==> flow/design.v <==
module LASER (
    input CLK,
    input RST,
    input [3:0] X,
    input [3:0] Y,
    output reg [3:0] C1X,
    output reg [3:0] C1Y,
    output reg [3:0] C2X,
    output reg [3:0] C2Y,
    output reg DONE);
  parameter DATA_WIDTH      = 4;
  parameter VALID_POINT_NUM = 40;
  parameter VALID_POINT_NUM_BY_FOUR = 10;
  parameter ITER_NUM        = 4;
  parameter VALID_PTS_WIDTH       = 6;
  parameter RADIUS = 4;
  integer idx,depth;
  reg[6:0] currentState, nextState;
  localparam IDLE         = 7'b0000001;
  localparam RD_DATA      = 7'b0000010;
  localparam FIRST_TRY_C1 = 7'b0000100;
  localparam FIND_C2      = 7'b0001000;
  localparam FIND_C1      = 7'b0010000;
  localparam EVAL         = 7'b0100000;
  localparam FINISH         = 7'b1000000;
  wire state_IDLE         = currentState[0];
  wire state_RD_DATA      = currentState[1];
  wire state_FIRST_TRY_C1 = currentState[2];
  wire state_FIND_C2      = currentState[3];
  wire state_FIND_C1      = currentState[4];
  wire state_EVAL         = currentState[5];
  wire state_DONE         = currentState[6];
  reg[5:0] valid_pts_cnt;
  reg[DATA_WIDTH-1:0] row_ptr,col_ptr;
  reg[2:0] iters_cnt ;
  wire[1:0] rd_data_in_switch = valid_pts_cnt[1:0];
  reg[VALID_PTS_WIDTH-1:0] curr_valid_Num_acc_ff;
  reg[VALID_PTS_WIDTH-1:0] best_Num_ff;
  reg[DATA_WIDTH-1:0] bestC1X_ff,bestC1Y_ff,bestC2X_ff,bestC2Y_ff;
  reg[DATA_WIDTH-1:0] valid_pts_X_cir_buf[0:VALID_POINT_NUM_BY_FOUR-1][0:3];
  reg[DATA_WIDTH-1:0] valid_pts_Y_cir_buf[0:VALID_POINT_NUM_BY_FOUR-1][0:3];
  reg [VALID_PTS_WIDTH-1:0] det_inside_C1;
  reg [VALID_PTS_WIDTH-1:0] det_inside_C2;
  reg [VALID_PTS_WIDTH-1:0] curr_valid_Num_acc_wr;
  wire[3:0] pt_is_in;
  wire[DATA_WIDTH-1:0] current_validX1 = valid_pts_X_cir_buf[VALID_POINT_NUM_BY_FOUR-1][0];
  wire[DATA_WIDTH-1:0] current_validY1 = valid_pts_Y_cir_buf[VALID_POINT_NUM_BY_FOUR-1][0];
  wire[DATA_WIDTH-1:0] current_validX2 = valid_pts_X_cir_buf[VALID_POINT_NUM_BY_FOUR-1][1];
  wire[DATA_WIDTH-1:0] current_validY2 = valid_pts_Y_cir_buf[VALID_POINT_NUM_BY_FOUR-1][1];
  wire[DATA_WIDTH-1:0] current_validX3 = valid_pts_X_cir_buf[VALID_POINT_NUM_BY_FOUR-1][2];
  wire[DATA_WIDTH-1:0] current_validY3 = valid_pts_Y_cir_buf[VALID_POINT_NUM_BY_FOUR-1][2];
  wire[DATA_WIDTH-1:0] current_validX4 = valid_pts_X_cir_buf[VALID_POINT_NUM_BY_FOUR-1][3];
  wire[DATA_WIDTH-1:0] current_validY4 = valid_pts_Y_cir_buf[VALID_POINT_NUM_BY_FOUR-1][3];
  wire rd_data_done_f        = valid_pts_cnt == (VALID_POINT_NUM-1) && state_RD_DATA;
  wire valid_pts_traversed_f = valid_pts_cnt == (VALID_POINT_NUM_BY_FOUR-1) &&
       (state_FIND_C1 || state_FIND_C2 || state_FIRST_TRY_C1) ;
  wire first_try_done_f      = row_ptr == 15 && col_ptr == 15
       && state_FIRST_TRY_C1 && valid_pts_traversed_f;
  wire find_C2_done_f      = row_ptr == 15 && col_ptr == 15 && state_FIND_C2;
  wire find_C1_done_f      = row_ptr == 15 && col_ptr == 15 && state_FIND_C1;
  wire value_converged_f   = curr_valid_Num_acc_ff == best_Num_ff && state_EVAL;
  wire iters_done_f        = iters_cnt == ITER_NUM-1;
  always @(posedge CLK)
  begin
    if(RST)
    begin
      currentState <= RD_DATA;
    end
    else
    begin
      currentState <= nextState;
    end
  end
  always @(*)
  begin
    case (currentState)
      IDLE    :
      begin
        nextState            = RD_DATA;
      end
      RD_DATA :
      begin
        nextState            = rd_data_done_f   ? FIRST_TRY_C1 : RD_DATA;
      end
      FIRST_TRY_C1 :
      begin
        nextState            = first_try_done_f ? FIND_C2 : FIRST_TRY_C1;
      end
      FIND_C2 :
      begin
        nextState            = find_C2_done_f ? FIND_C1 : FIND_C2;
      end
      FIND_C1 :
      begin
        nextState            =  find_C1_done_f ? EVAL : FIND_C1;
      end
      EVAL    :
      begin
        nextState            = (iters_done_f || value_converged_f) ? FINISH:FIND_C2;
      end
      FINISH    :
      begin
        nextState            = IDLE;
      end
      default :
      begin
        nextState            = IDLE;
      end
    endcase
  end
  always @(posedge CLK)
  begin
    if(RST)
    begin
      row_ptr <= 0;
      col_ptr <= 0;
    end
    else if(state_IDLE || currentState != nextState)
    begin
      row_ptr <= 0;
      col_ptr <= 0;
    end
    else
    begin
      if(first_try_done_f || find_C1_done_f || find_C2_done_f)
      begin
        row_ptr  <= 0;
        col_ptr  <= 0;
      end
      else
      begin
        row_ptr  <= (col_ptr == 15) && valid_pts_traversed_f ?
                 row_ptr+1 : row_ptr ;
        col_ptr  <= valid_pts_traversed_f ?
                 ((col_ptr==15) ? 0 :col_ptr+1) : col_ptr;
      end
    end
  end
  always @(posedge CLK)
  begin
    if(RST)
    begin
      valid_pts_cnt <= 0;
    end
    else if(state_IDLE || currentState != nextState || valid_pts_traversed_f)
    begin
      valid_pts_cnt <= 0;
    end
    else if(state_RD_DATA)
    begin
      valid_pts_cnt <= valid_pts_cnt + 1;
    end
    else if(state_FIND_C1 || state_FIND_C2 || state_FIRST_TRY_C1)
    begin
      valid_pts_cnt <= valid_pts_cnt + 1;
    end
    else
    begin
      valid_pts_cnt <= valid_pts_cnt;
    end
  end
  always @(posedge CLK)
  begin
    if(RST)
    begin
      iters_cnt <= 0;
    end
    else if(state_IDLE)
    begin
      iters_cnt <= 0;
    end
    else if(find_C1_done_f)
    begin
      iters_cnt <= iters_cnt + 1;
    end
    else
    begin
      ;
    end
  end
  always @(posedge CLK)
  begin
    if(state_RD_DATA)
    begin
      for ( depth = 0 ; depth < 4 ; depth = depth + 1)
        for(idx = 1 ; idx < VALID_POINT_NUM_BY_FOUR ; idx = idx+1)
        begin
          if(rd_data_in_switch==2'b00)
          begin
            valid_pts_X_cir_buf[idx][depth] <= valid_pts_X_cir_buf[idx-1][depth];
            valid_pts_Y_cir_buf[idx][depth] <= valid_pts_Y_cir_buf[idx-1][depth];
          end
        end
      case(rd_data_in_switch)
        2'b00:
        begin
          valid_pts_X_cir_buf[0][0] <= X;
          valid_pts_Y_cir_buf[0][0] <= Y;
        end
        2'b01:
        begin
          valid_pts_X_cir_buf[0][1] <= X;
          valid_pts_Y_cir_buf[0][1] <= Y;
        end
        2'b10:
        begin
          valid_pts_X_cir_buf[0][2] <= X;
          valid_pts_Y_cir_buf[0][2] <= Y;
        end
        2'b11:
        begin
          valid_pts_X_cir_buf[0][3] <= X;
          valid_pts_Y_cir_buf[0][3] <= Y;
        end
        default:
        begin
          valid_pts_X_cir_buf[0][0] <= 0;
          valid_pts_Y_cir_buf[0][0] <= 0;
        end
      endcase
    end
    else if((state_FIND_C1 || state_FIRST_TRY_C1 || state_FIND_C2))
    begin
      for(depth = 0 ;depth < 4 ; depth= depth + 1)
        for(idx = 1 ; idx < VALID_POINT_NUM_BY_FOUR ; idx = idx+1)
        begin
          valid_pts_X_cir_buf[idx][depth] <= valid_pts_X_cir_buf[idx-1][depth];
          valid_pts_Y_cir_buf[idx][depth] <= valid_pts_Y_cir_buf[idx-1][depth];
          valid_pts_X_cir_buf[0][depth] <= valid_pts_X_cir_buf[VALID_POINT_NUM_BY_FOUR-1][depth];
          valid_pts_Y_cir_buf[0][depth] <= valid_pts_Y_cir_buf[VALID_POINT_NUM_BY_FOUR-1][depth];
        end
    end
    else
    begin
      ;
    end
  end
  always @(posedge CLK)
  begin
    if(RST)
    begin
      bestC1X_ff <= 0;
      bestC1Y_ff <= 0;
      bestC2X_ff <= 0;
      bestC2Y_ff <= 0;
      best_Num_ff <= 0;
    end
    else if(state_IDLE)
    begin
      bestC1X_ff <= 0;
      bestC1Y_ff <= 0;
      bestC2X_ff <= 0;
      bestC2Y_ff <= 0;
      best_Num_ff <= 0;
    end
    else if(state_FIRST_TRY_C1 || state_FIND_C1)
    begin
      if(curr_valid_Num_acc_wr >= best_Num_ff)
      begin
        bestC1X_ff <= col_ptr;
        bestC1Y_ff <= row_ptr;
        best_Num_ff <= curr_valid_Num_acc_wr;
      end
      else
      begin
        ;
      end
    end
    else if(state_FIND_C2)
    begin
      if(curr_valid_Num_acc_wr >= best_Num_ff)
      begin
        bestC2X_ff <= col_ptr;
        bestC2Y_ff <= row_ptr;
        best_Num_ff <= curr_valid_Num_acc_wr;
      end
      else
      begin
        ;
      end
    end
    else
    begin
      bestC1X_ff <= bestC1X_ff;
      bestC1Y_ff <= bestC1Y_ff;
      bestC2X_ff <= bestC2X_ff;
      bestC2Y_ff <= bestC2Y_ff;
      best_Num_ff <= best_Num_ff;
    end
  end
  always @(posedge CLK)
  begin
    if(RST)
    begin
      C1X <= 0;
      C1Y <= 0;
      C2X <= 0;
      C2Y <= 0;
      DONE <= 0;
    end
    else if(state_IDLE)
    begin
      C1X <= 0;
      C1Y <= 0;
      C2X <= 0;
      C2Y <= 0;
      DONE <= 0;
    end
    else if(state_DONE)
    begin
      C1X <= bestC1X_ff;
      C1Y <= bestC1Y_ff;
      C2X <= bestC2X_ff;
      C2Y <= bestC2Y_ff;
      DONE <= 1;
    end
    else
    begin
      ;
    end
  end
  reg[DATA_WIDTH-1:0] C1_Xin;
  reg[DATA_WIDTH-1:0] C1_Yin;
  wire[DATA_WIDTH-1:0] C1_Xin_feed = C1_Xin;
  wire[DATA_WIDTH-1:0] C1_Yin_feed = C1_Yin;
  reg[DATA_WIDTH-1:0] C2_Xin;
  reg[DATA_WIDTH-1:0] C2_Yin;
  wire[DATA_WIDTH-1:0] C2_Xin_feed = C2_Xin;
  wire[DATA_WIDTH-1:0] C2_Yin_feed = C2_Yin;
  always @(*)
  begin:DET_IN_INPUTS
    if(state_FIRST_TRY_C1)
    begin
      C1_Xin = col_ptr;
      C1_Yin = row_ptr;
      C2_Xin = col_ptr;
      C2_Yin = row_ptr;
    end
    else if(state_FIND_C1)
    begin
      C1_Xin = col_ptr;
      C1_Yin = row_ptr;
      C2_Xin = bestC2X_ff;
      C2_Yin = bestC2Y_ff;
    end
    else if(state_FIND_C2)
    begin
      C1_Xin = bestC1X_ff;
      C1_Yin = bestC1Y_ff;
      C2_Xin = col_ptr;
      C2_Yin = row_ptr;
    end
    else
    begin
      C1_Xin = 0;
      C1_Yin = 0;
      C2_Xin = 0;
      C2_Yin = 0;
    end
  end
  always @(posedge CLK )
  begin
    if(RST)
    begin
      curr_valid_Num_acc_ff <= 0;
    end
    else if(state_IDLE || valid_pts_traversed_f||currentState!=nextState)
    begin
      curr_valid_Num_acc_ff <= 0;
    end
    else if(state_FIND_C1 || state_FIND_C2 || state_FIRST_TRY_C1)
    begin
      curr_valid_Num_acc_ff <= curr_valid_Num_acc_wr;
    end
    else
    begin
      curr_valid_Num_acc_ff <= curr_valid_Num_acc_ff;
    end
  end
  always @(*)
  begin
    curr_valid_Num_acc_wr = (pt_is_in[0] + pt_is_in[1]) + (pt_is_in[2] +pt_is_in[3])
                          + curr_valid_Num_acc_ff;
  end
  det_inside
    #(
      .RADIUS (RADIUS )
    )
    u_det_inside0(
      .circle1X (C1_Xin_feed ),
      .circle1Y (C1_Yin_feed ),
      .circle2X (C2_Xin_feed ),
      .circle2Y (C2_Yin_feed ),
      .validX   (current_validX1),
      .validY   (current_validY1),
      .pt_is_in (pt_is_in[0] )
    );
  det_inside
    #(
      .RADIUS (RADIUS )
    )
    u_det_inside1(
      .circle1X (C1_Xin_feed ),
      .circle1Y (C1_Yin_feed ),
      .circle2X (C2_Xin_feed ),
      .circle2Y (C2_Yin_feed ),
      .validX   (current_validX2),
      .validY   (current_validY2),
      .pt_is_in (pt_is_in[1] )
    );
  det_inside
    #(
      .RADIUS (RADIUS )
    )
    u_det_inside2(
      .circle1X (C1_Xin_feed ),
      .circle1Y (C1_Yin_feed ),
      .circle2X (C2_Xin_feed ),
      .circle2Y (C2_Yin_feed ),
      .validX   (current_validX3   ),
      .validY   (current_validY3  ),
      .pt_is_in (pt_is_in[2] )
    );
  det_inside
    #(
      .RADIUS (RADIUS )
    )
    u_det_inside3(
      .circle1X (C1_Xin_feed ),
      .circle1Y (C1_Yin_feed ),
      .circle2X (C2_Xin_feed ),
      .circle2Y (C2_Yin_feed ),
      .validX   (current_validX4   ),
      .validY   (current_validY4   ),
      .pt_is_in (pt_is_in[3] )
    );
endmodule
module det_inside(input[3:0] circle1X,
                    input[3:0] circle1Y,
                    input[3:0] circle2X,
                    input[3:0] circle2Y,
                    input[3:0] validX,
                    input[3:0] validY,
                    output pt_is_in);
  parameter RADIUS = 4;
  reg det_inside_C1,det_inside_C2;
  wire signed[4:0] dispC1X = validX - circle1X;
  reg[3:0] absDispC1X;
  wire signed[4:0] dispC1Y = validY - circle1Y;
  reg[3:0] absDispC1Y;
  wire signed[4:0] dispC2X = validX - circle2X;
  reg[3:0] absDispC2X;
  wire signed[4:0] dispC2Y = validY - circle2Y;
  reg[3:0] absDispC2Y;
  always @(*)
  begin: absoulute
    if(dispC1X > 0)
    begin
      absDispC1X = dispC1X;
    end
    else
    begin
      absDispC1X = ~dispC1X+1;
    end
    if(dispC1Y > 0)
    begin
      absDispC1Y = dispC1Y;
    end
    else
    begin
      absDispC1Y = ~dispC1Y+1;
    end
    if(dispC2X > 0)
    begin
      absDispC2X = dispC2X;
    end
    else
    begin
      absDispC2X = ~dispC2X+1;
    end
    if(dispC2Y > 0)
    begin
      absDispC2Y = dispC2Y;
    end
    else
    begin
      absDispC2Y = ~dispC2Y+1;
    end
  end
  always@(*)
  begin: DET_INSIDE
    det_inside_C1 = ((absDispC1X == RADIUS) && (absDispC1Y == 0))
                  || ((absDispC1X == 0) && (absDispC1Y == RADIUS))
                  || (((absDispC1X <= RADIUS - 1) && (absDispC1Y <= RADIUS - 1))
                      && ~((absDispC1X == RADIUS - 1) && (absDispC1Y == RADIUS - 1)));
    det_inside_C2 = ((absDispC2X == RADIUS) && (absDispC2Y == 0))
                  || ((absDispC2X == 0) && (absDispC2Y == RADIUS))
                  || (((absDispC2X <= RADIUS - 1) && (absDispC2Y <= RADIUS - 1))
                      && ~((absDispC2X == RADIUS - 1) && (absDispC2Y == RADIUS - 1)));
  end
  assign pt_is_in = det_inside_C1 || det_inside_C2;
endmodule
Appendix: tool output

* Reports on LASER
Tool output for the design above before and after an edit, in the order of the flow.
Lines under "before" count in the file above, lines under "after" in the edited file.
"difference" is "after" less "before", of the values as shown; "rel. change" is that difference over "before", in percent.
Operators carry their Yosys type and port widths (W data, S select, Z words).
Library cell names are shortened.
A cell with -- has no value.
- Top module :: LASER
- Clock :: CLK
- Library :: sky130hd
- Timing corner :: tt_025C_1v80

* Diff
Unified diff, file above to edited file.
The edit is scripted: it alters the design's behaviour and was not made to optimise anything.
#+begin_src diff
@@ -13,5 +13,5 @@
   parameter VALID_POINT_NUM_BY_FOUR = 10;
   parameter ITER_NUM        = 4;
-  parameter VALID_PTS_WIDTH       = 6;
+  parameter VALID_PTS_WIDTH       = 5;
   parameter RADIUS = 4;
   integer idx,depth;
#+end_src

* Elaborated design
Yosys after proc, flatten, opt, wreduce and memory -nomap, before mapping. Print and check cells are not counted. Equal cells are merged and count once.
** Bit counts
- elaborated cells :: before 636, after 636, difference 0, rel. change 0.00%
- flip-flop bits (word level) :: before 389, after 387, difference -2, rel. change -0.51%
** Cells by class
- equality and inequality tests :: before 52, after 52, difference 0, rel. change 0.00%
- reduce/logical cells :: before 110, after 110, difference 0, rel. change 0.00%
- $add $sub $neg :: before 40, after 40, difference 0, rel. change 0.00%
- multiplexer cells :: before 280, after 280, difference 0, rel. change 0.00%
- magnitude comparators :: before 33, after 33, difference 0, rel. change 0.00%
- bitwise operators :: before 25, after 25, difference 0, rel. change 0.00%
** Operators with widths
- $mux W6 :: before 6, after 3, difference -3, rel. change -50.00%
- $mux W5 :: before 1, after 4, difference +3, rel. change +300.00%
- $add A3 B6 Y6 :: before 1, after 0, difference -1, rel. change -100.00%
- $eq A6 B6 Y1 :: before 1, after 0, difference -1, rel. change -100.00%
- $ge A6 B6 Y1 :: before 1, after 0, difference -1, rel. change -100.00%
- $add A3 B5 Y5 :: before 0, after 1, difference +1
- $eq A5 B5 Y1 :: before 0, after 1, difference +1
- $ge A5 B5 Y1 :: before 0, after 1, difference +1
- $mux W4 :: before 270, after 270, difference 0, rel. change 0.00%
- $logic_and A1 B1 Y1 :: before 49, after 49, difference 0, rel. change 0.00%
- $logic_or A1 B1 Y1 :: before 31, after 31, difference 0, rel. change 0.00%
- $add A4 B2 Y4 const B :: before 16, after 16, difference 0, rel. change 0.00%
- $eq A4 B2 Y1 const B :: before 16, after 16, difference 0, rel. change 0.00%
- $eq A4 B3 Y1 const B :: before 16, after 16, difference 0, rel. change 0.00%
- $gt A5 B1 Y1 const B :: before 16, after 16, difference 0, rel. change 0.00%
- $le A4 B2 Y1 const B :: before 16, after 16, difference 0, rel. change 0.00%
- $logic_not A4 Y1 :: before 16, after 16, difference 0, rel. change 0.00%
- $not A4 Y4 :: before 16, after 16, difference 0, rel. change 0.00%
- $sub A4 B4 Y5 :: before 16, after 16, difference 0, rel. change 0.00%
- $not A1 Y1 :: before 9, after 9, difference 0, rel. change 0.00%
- $reduce_and A2 Y1 :: before 5, after 5, difference 0, rel. change 0.00%
- $ne A2 B1 Y1 const B :: before 4, after 4, difference 0, rel. change 0.00%
- $reduce_bool A2 Y1 :: before 3, after 3, difference 0, rel. change 0.00%
- $reduce_or A2 Y1 :: before 3, after 3, difference 0, rel. change 0.00%
- $add A1 B1 Y2 :: before 2, after 2, difference 0, rel. change 0.00%
- $add A4 B1 Y4 const B :: before 2, after 2, difference 0, rel. change 0.00%
- $eq A2 B2 Y1 const B :: before 2, after 2, difference 0, rel. change 0.00%
- $eq A4 B4 Y1 const B :: before 2, after 2, difference 0, rel. change 0.00%
Not every row of either side is listed.

* Longest topological paths
Depth = most cells in a row (Yosys ltp): at word level without a register or memory, in the mapped netlist without a sequential cell, where the memories' decode and read muxes count.
** Depth
- depth in word-level cells :: before 20, after 20, difference 0, rel. change 0.00%
- ABC_AREA :: before 0, after 0
- mapped depth :: before 34, after 34, difference 0, rel. change 0.00%
- mapped depth without buffers :: before 32, after 30, difference -2, rel. change -6.25%

* Netlist
The flow's flattened synthesis, as Yosys stat reports it; memories are mapped. The netlist is that of the ABC_AREA named above (0 if unset); the other value can give another one.
** Synthesis totals
- cell count :: before 1380, after 1518, difference +138, rel. change +10.00%
- buffer cells :: before 42, after 64, difference +22, rel. change +52.38%
- mapped area (um^2) :: before 17782.1, after 18695.4, difference +913.3, rel. change +5.14%
- mapped flip-flops :: before 389, after 387, difference -2, rel. change -0.51%
** Cell types
- a21oi_1 :: before 55, after 73, difference +18, rel. change +32.73%
- clkbuf_1 :: before 26, after 42, difference +16, rel. change +61.54%
- a31oi_1 :: before 21, after 36, difference +15, rel. change +71.43%
- nand2_1 :: before 70, after 84, difference +14, rel. change +20.00%
- xnor2_1 :: before 72, after 60, difference -12, rel. change -16.67%
- nor2_1 :: before 110, after 120, difference +10, rel. change +9.09%
- a211oi_1 :: before 7, after 16, difference +9, rel. change +128.57%
- inv_1 :: before 88, after 96, difference +8, rel. change +9.09%
- nand2b_1 :: before 6, after 14, difference +8, rel. change +133.33%
- o21a_1 :: before 9, after 2, difference -7, rel. change -77.78%
- mux2i_1 :: before 52, after 46, difference -6, rel. change -11.54%
- or2_2 :: before 3, after 8, difference +5, rel. change +166.67%
- nor3b_1 :: before 2, after 7, difference +5, rel. change +250.00%
- o221ai_1 :: before 1, after 6, difference +5, rel. change +500.00%
- o21ai_0 :: before 69, after 73, difference +4, rel. change +5.80%
- nor4_1 :: before 12, after 8, difference -4, rel. change -33.33%
- and2_1 :: before 11, after 7, difference -4, rel. change -36.36%
- o21ai_1 :: before 6, after 2, difference -4, rel. change -66.67%
Not every row of either side is listed.
By module: a second synthesis without flattening, with its own total; a netlist apart from the flattened one above.
** Unflattened totals
- cells (unflattened synthesis) :: before 1441, after 1376, difference -65, rel. change -4.51%
- area total of the unflattened synthesis (um^2) :: before 18201.2, after 17894.7, difference -306.5, rel. change -1.68%
Each row is one instance without its submodules.
** Modules, before
- LASER :: times used 1, seq. area 10990.5 um^2, cells 809, area 13496.7 um^2
- det_inside (RADIUS=4) :: times used 4, seq. area 0.0 um^2, cells 158, area 1176.1 um^2
** Modules, after
- LASER :: times used 1, seq. area 10950.5 um^2, cells 804, area 13440.4 um^2
- det_inside (RADIUS=4) :: times used 4, seq. area 0.0 um^2, cells 143, area 1113.6 um^2

* Path before layout
OpenSTA on the mapped netlist: ideal clock, no wires. The path of least setup slack (recovery checks aside). Input and output delay are each 20% of the period. Register names are those of the netlist, which keeps one name where synthesis merged equal registers.
** Timing path post-synthesis
- path type :: before flip-flop to flip-flop, after flip-flop to flip-flop
- start :: before reg currentState[2], after reg currentState[2]
- end :: before reg valid_pts_X_cir_buf, after reg valid_pts_X_cir_buf
- required time (ps) :: before 5815, after 5446, difference -369, rel. change -6.35%
- buffers on the path :: before 2, after 3, difference +1, rel. change +50.00%
- path delay (ps) :: before 8487, after 16441, difference +7954, rel. change +93.72%
- setup time (ps) :: before 685, after 1054, difference +369
- arrival (ps) :: before 7802, after 15387, difference +7585, rel. change +97.22%
- time at the first pin (ps) :: before 0, after 0, difference 0
- clock period (ps) :: before 6500, after 6500, difference 0, rel. change 0.00%
- stages on the path :: before 7, after 7, difference 0, rel. change 0.00%
- path slack (ps) :: before -1988, after -9940, difference -7952
- synthesis period reached (ps) :: before 8488, after 16440, difference +7952, rel. change +93.69%
"path delay" is the arrival time less input delay plus setup time.
"stages on the path" counts driving pins, that of a launching flip-flop among them; a cell with two outputs on the path counts twice.
"synthesis period reached" = period - worst setup slack (recovery checks aside). The figure is calculated, with input and output delays left at 20% of the set period.
Where an end lacks its bit number, it is one bit of the signal, or one of the new flip-flops if synthesis recoded a state register.
Between the ends stands the longest chain of elaborated cells between them, by number of cells; it is not shown to be the way that was timed. Of several equally long chains one is given.
A line is the first line of the expression or statement that the cell stems from. Yosys adds cells for indexed reads and writes and turns some case tables into memories.
At most two assigning lines are given for a register; there are more.
before: Only ways into the end's enable, where the timed path ends, are counted here.
On the way, post-synthesis, before:
- Cells stage by stage :: dfxtp_1 buf_2 clkbuf_1 or2_2 nor2_2 nand2_1 o21a_1
- Cells in the longest elaborated chain :: 4
** Ends and longest elaborated chain, post-synthesis, before
- start: declaration :: RTL line 18 : reg[6:0] currentState, nextState;
- start: assignment :: RTL line 67 : currentState <= RD_DATA;
- start: assignment :: RTL line 71 : currentState <= nextState;
- $logic_or A1 B1 Y1 x2 :: RTL line 222 : else if((state_FIND_C1 || state_FIRST_TRY_C1 || state_FIND_C2))
- $reduce_bool A2 Y1
- $reduce_and A2 Y1
- end: assignment :: RTL line 227 : valid_pts_X_cir_buf[idx][depth] <= valid_pts_X_cir_buf[idx-1][depth];
- end: assignment :: RTL line 229 : valid_pts_X_cir_buf[0][depth] <= valid_pts_X_cir_buf[VALID_POINT_NUM_BY_FOUR-1][depth];
- end: declaration :: RTL line 40 : reg[DATA_WIDTH-1:0] valid_pts_X_cir_buf[0:VALID_POINT_NUM_BY_FOUR-1][0:3];
after: Only ways into the end's enable, where the timed path ends, are counted here.
On the way, post-synthesis, after:
- Cells stage by stage :: dfxtp_1 buf_6 buf_6 or3_1 clkbuf_1 nor2_1 a21oi_1
- Cells in the longest elaborated chain :: 4
** Ends and longest elaborated chain, post-synthesis, after
- start: declaration :: RTL line 18 : reg[6:0] currentState, nextState;
- start: assignment :: RTL line 67 : currentState <= RD_DATA;
- start: assignment :: RTL line 71 : currentState <= nextState;
- $logic_or A1 B1 Y1 x2 :: RTL line 222 : else if((state_FIND_C1 || state_FIRST_TRY_C1 || state_FIND_C2))
- $reduce_bool A2 Y1
- $reduce_and A2 Y1
- end: assignment :: RTL line 227 : valid_pts_X_cir_buf[idx][depth] <= valid_pts_X_cir_buf[idx-1][depth];
- end: assignment :: RTL line 229 : valid_pts_X_cir_buf[0][depth] <= valid_pts_X_cir_buf[VALID_POINT_NUM_BY_FOUR-1][depth];
- end: declaration :: RTL line 40 : reg[DATA_WIDTH-1:0] valid_pts_X_cir_buf[0:VALID_POINT_NUM_BY_FOUR-1][0:3];

* Worst path after layout
From the final timing report of the runs of pair 1: the path of least setup slack in the routed layout; clock arrival at registers is part of the times.
The report prints the path's times to 10 ps; the period is as set.
** Timing path post-layout
- path type :: before flip-flop to flip-flop, after flip-flop to flip-flop
- start :: before reg currentState[3], after reg currentState[2]
- end :: before reg (no name shown), after reg (no name shown)
- stages on the path :: before 31, after 30, difference -1, rel. change -3.23%
- setup time (ps) :: before 150, after 140, difference -10
- time at the first pin (ps) :: before 530, after 550, difference +20, rel. change +3.77%
- buffers on the path :: before 2, after 3, difference +1, rel. change +50.00%
- path slack (ps) :: before 60, after 270, difference +210
- arrival (ps) :: before 6630, after 6460, difference -170, rel. change -2.56%
- required time (ps) :: before 6700, after 6730, difference +30, rel. change +0.45%
- clock period (ps) :: before 6320, after 6320, difference 0, rel. change 0.00%
Between the ends stands the longest chain of elaborated cells between them, by number of cells; it is not shown to be the way that was timed. Of several equally long chains one is given.
On the way, post-layout, before:
- Cells stage by stage :: dfxtp_2 nor2b_4 or2_1 buf_4 a22o_1 buf_4 ha_1 inv_1 ha_1 a31oi_1 maj3_1 o21bai_1 inv_1 a31oi_2 mux2_4 nand4_1 a32oi_2 fa_1 fa_2 inv_2 fa_1 ha_1 a21o_1 a21oi_2 nor2b_1 o21ai_1 nand2b_1 a21oi_4 nor2_4 mux2i_1 nor2_1
- Cells in the longest elaborated chain :: 18
** Ends and longest elaborated chain, post-layout, before
- start: declaration :: RTL line 18 : reg[6:0] currentState, nextState;
- start: assignment :: RTL line 67 : currentState <= RD_DATA;
- start: assignment :: RTL line 71 : currentState <= nextState;
- $mux W4 :: RTL line 346 : else if(state_FIND_C2)
- $mux W4 :: RTL line 339 : else if(state_FIND_C1)
- $mux W4 :: RTL line 332 : if(state_FIRST_TRY_C1)
- $sub A4 B4 Y5 :: RTL line 447 : wire signed[4:0] dispC1X = validX - circle1X;
- $not A4 Y4 :: RTL line 463 : absDispC1X = ~dispC1X+1;
- $add A4 B2 Y4 :: RTL line 463
- $mux W4 :: RTL line 457 : if(dispC1X > 0)
- (+4 left out)
- $logic_or A1 B1 Y1 :: RTL line 492 : det_inside_C1 = ((absDispC1X == RADIUS) && (absDispC1Y == 0))
- $logic_or A1 B1 Y1 :: RTL line 501 : assign pt_is_in = det_inside_C1 || det_inside_C2;
- $add A1 B1 Y2 :: RTL line 382 : curr_valid_Num_acc_wr = (pt_is_in[0] + pt_is_in[1]) + (pt_is_in[2] +pt_is_in[3])
- $add A2 B2 Y3 :: RTL line 382
- $add A3 B6 Y6 :: RTL line 382
- $ge A6 B6 Y1 :: RTL line 271
- $reduce_and A3 Y1
- end: assignment :: RTL line 273
- end: assignment :: RTL line 286
- end: declaration :: RTL line 39
Some nets on the timed path still bear RTL names; the line given drives or declares the net.
** Nets with RTL names, path post-layout, before (RTL line)
- curr_valid_Num_acc_wr[1] :: 382
On the way, post-layout, after:
- Cells stage by stage :: dfxtp_4 buf_6 buf_8 o21ai_4 nand2_4 xnor2_2 ha_1 inv_2 ha_4 nor3_4 nor3_2 o21ai_1 o221ai_2 or4_1 o31ai_1 o31a_1 fa_2 fa_2 inv_2 fa_2 ha_4 a21oi_2 nor2b_1 o21ai_1 nand2b_1 a21oi_2 nand3b_1 buf_12 mux2i_1 nor2_1
- Cells in the longest elaborated chain :: 16
** Ends and longest elaborated chain, post-layout, after
- start: declaration :: RTL line 18 : reg[6:0] currentState, nextState;
- start: assignment :: RTL line 67 : currentState <= RD_DATA;
- start: assignment :: RTL line 71 : currentState <= nextState;
- $mux W4 :: RTL line 332 : if(state_FIRST_TRY_C1)
- $sub A4 B4 Y5 :: RTL line 447 : wire signed[4:0] dispC1X = validX - circle1X;
- $not A4 Y4 :: RTL line 463 : absDispC1X = ~dispC1X+1;
- $add A4 B2 Y4 :: RTL line 463
- $mux W4 :: RTL line 457 : if(dispC1X > 0)
- $eq A4 B2 Y1 :: RTL line 495 : && ~((absDispC1X == RADIUS - 1) && (absDispC1Y == RADIUS - 1)));
- $logic_and A1 B1 Y1 :: RTL line 495
- (+2 left out)
- $logic_or A1 B1 Y1 :: RTL line 492 : det_inside_C1 = ((absDispC1X == RADIUS) && (absDispC1Y == 0))
- $logic_or A1 B1 Y1 :: RTL line 501 : assign pt_is_in = det_inside_C1 || det_inside_C2;
- $add A1 B1 Y2 :: RTL line 382 : curr_valid_Num_acc_wr = (pt_is_in[0] + pt_is_in[1]) + (pt_is_in[2] +pt_is_in[3])
- $add A2 B2 Y3 :: RTL line 382
- $add A3 B5 Y5 :: RTL line 382
- $ge A5 B5 Y1 :: RTL line 271
- $reduce_and A3 Y1
- end: assignment :: RTL line 274
- end: assignment :: RTL line 287
- end: declaration :: RTL line 39
** Nets with RTL names, path post-layout, after (RTL line)
- curr_valid_Num_acc_wr[1] :: 382

* Layout results
Both versions went through the flow (Yosys, OpenROAD) with the same settings in each pair. Constraints: input delay and output delay 20% of the set period each, output load 0.01 pF.
Flow settings, pair 1:
- period_ns :: 6.32
- CAP_MARGIN :: 20
- CORE_MARGIN :: 2
- CORE_UTILIZATION :: 40
- SLEW_MARGIN :: 20
** Measured results, pair 1
- total power of the final layout (µW) :: before 11510, after 11141, difference -369, rel. change -3.21%
- synthesized cell area (um^2) :: before 17782.1, after 18695.4, difference +913.3, rel. change +5.14%
- post-route utilization (%) :: before 49.5, after 47.6, difference -1.9
- full die area (um^2) :: before 46158.4, after 48483.6, difference +2325.2, rel. change +5.04%
- worst setup slack after layout (ps) :: before 63, after 268, difference +205
- worst hold slack (ps) :: before 411, after 405, difference -6
Flow settings, pair 2:
- CORE_MARGIN :: 8
- CORE_UTILIZATION :: 20
- CTS_CLUSTER_DIAMETER :: 97
- MAX_ROUTING_LAYER :: met5
- PLACE_DENSITY_LB_ADDON :: 0.05
- SETUP_SLACK_MARGIN :: 0.88
- period_ns :: 4.82
- CAP_MARGIN :: 20
- SLEW_MARGIN :: 20
** Measured results, pair 2
- total power of the final layout (µW) :: before 17037, after 17156, difference +119, rel. change +0.70%
- synthesized cell area (um^2) :: before 17782.1, after 18695.4, difference +913.3, rel. change +5.14%
- post-route utilization (%) :: before 27.9, after 27.8, difference -0.1
- full die area (um^2) :: before 98709.1, after 103517.0, difference +4807.9, rel. change +4.87%
- worst setup slack after layout (ps) :: before -1493, after -1284, difference +209
- worst hold slack (ps) :: before 399, after 406, difference +7
"total power of the final layout" is the tool's figure for a default switching activity; nothing was simulated.
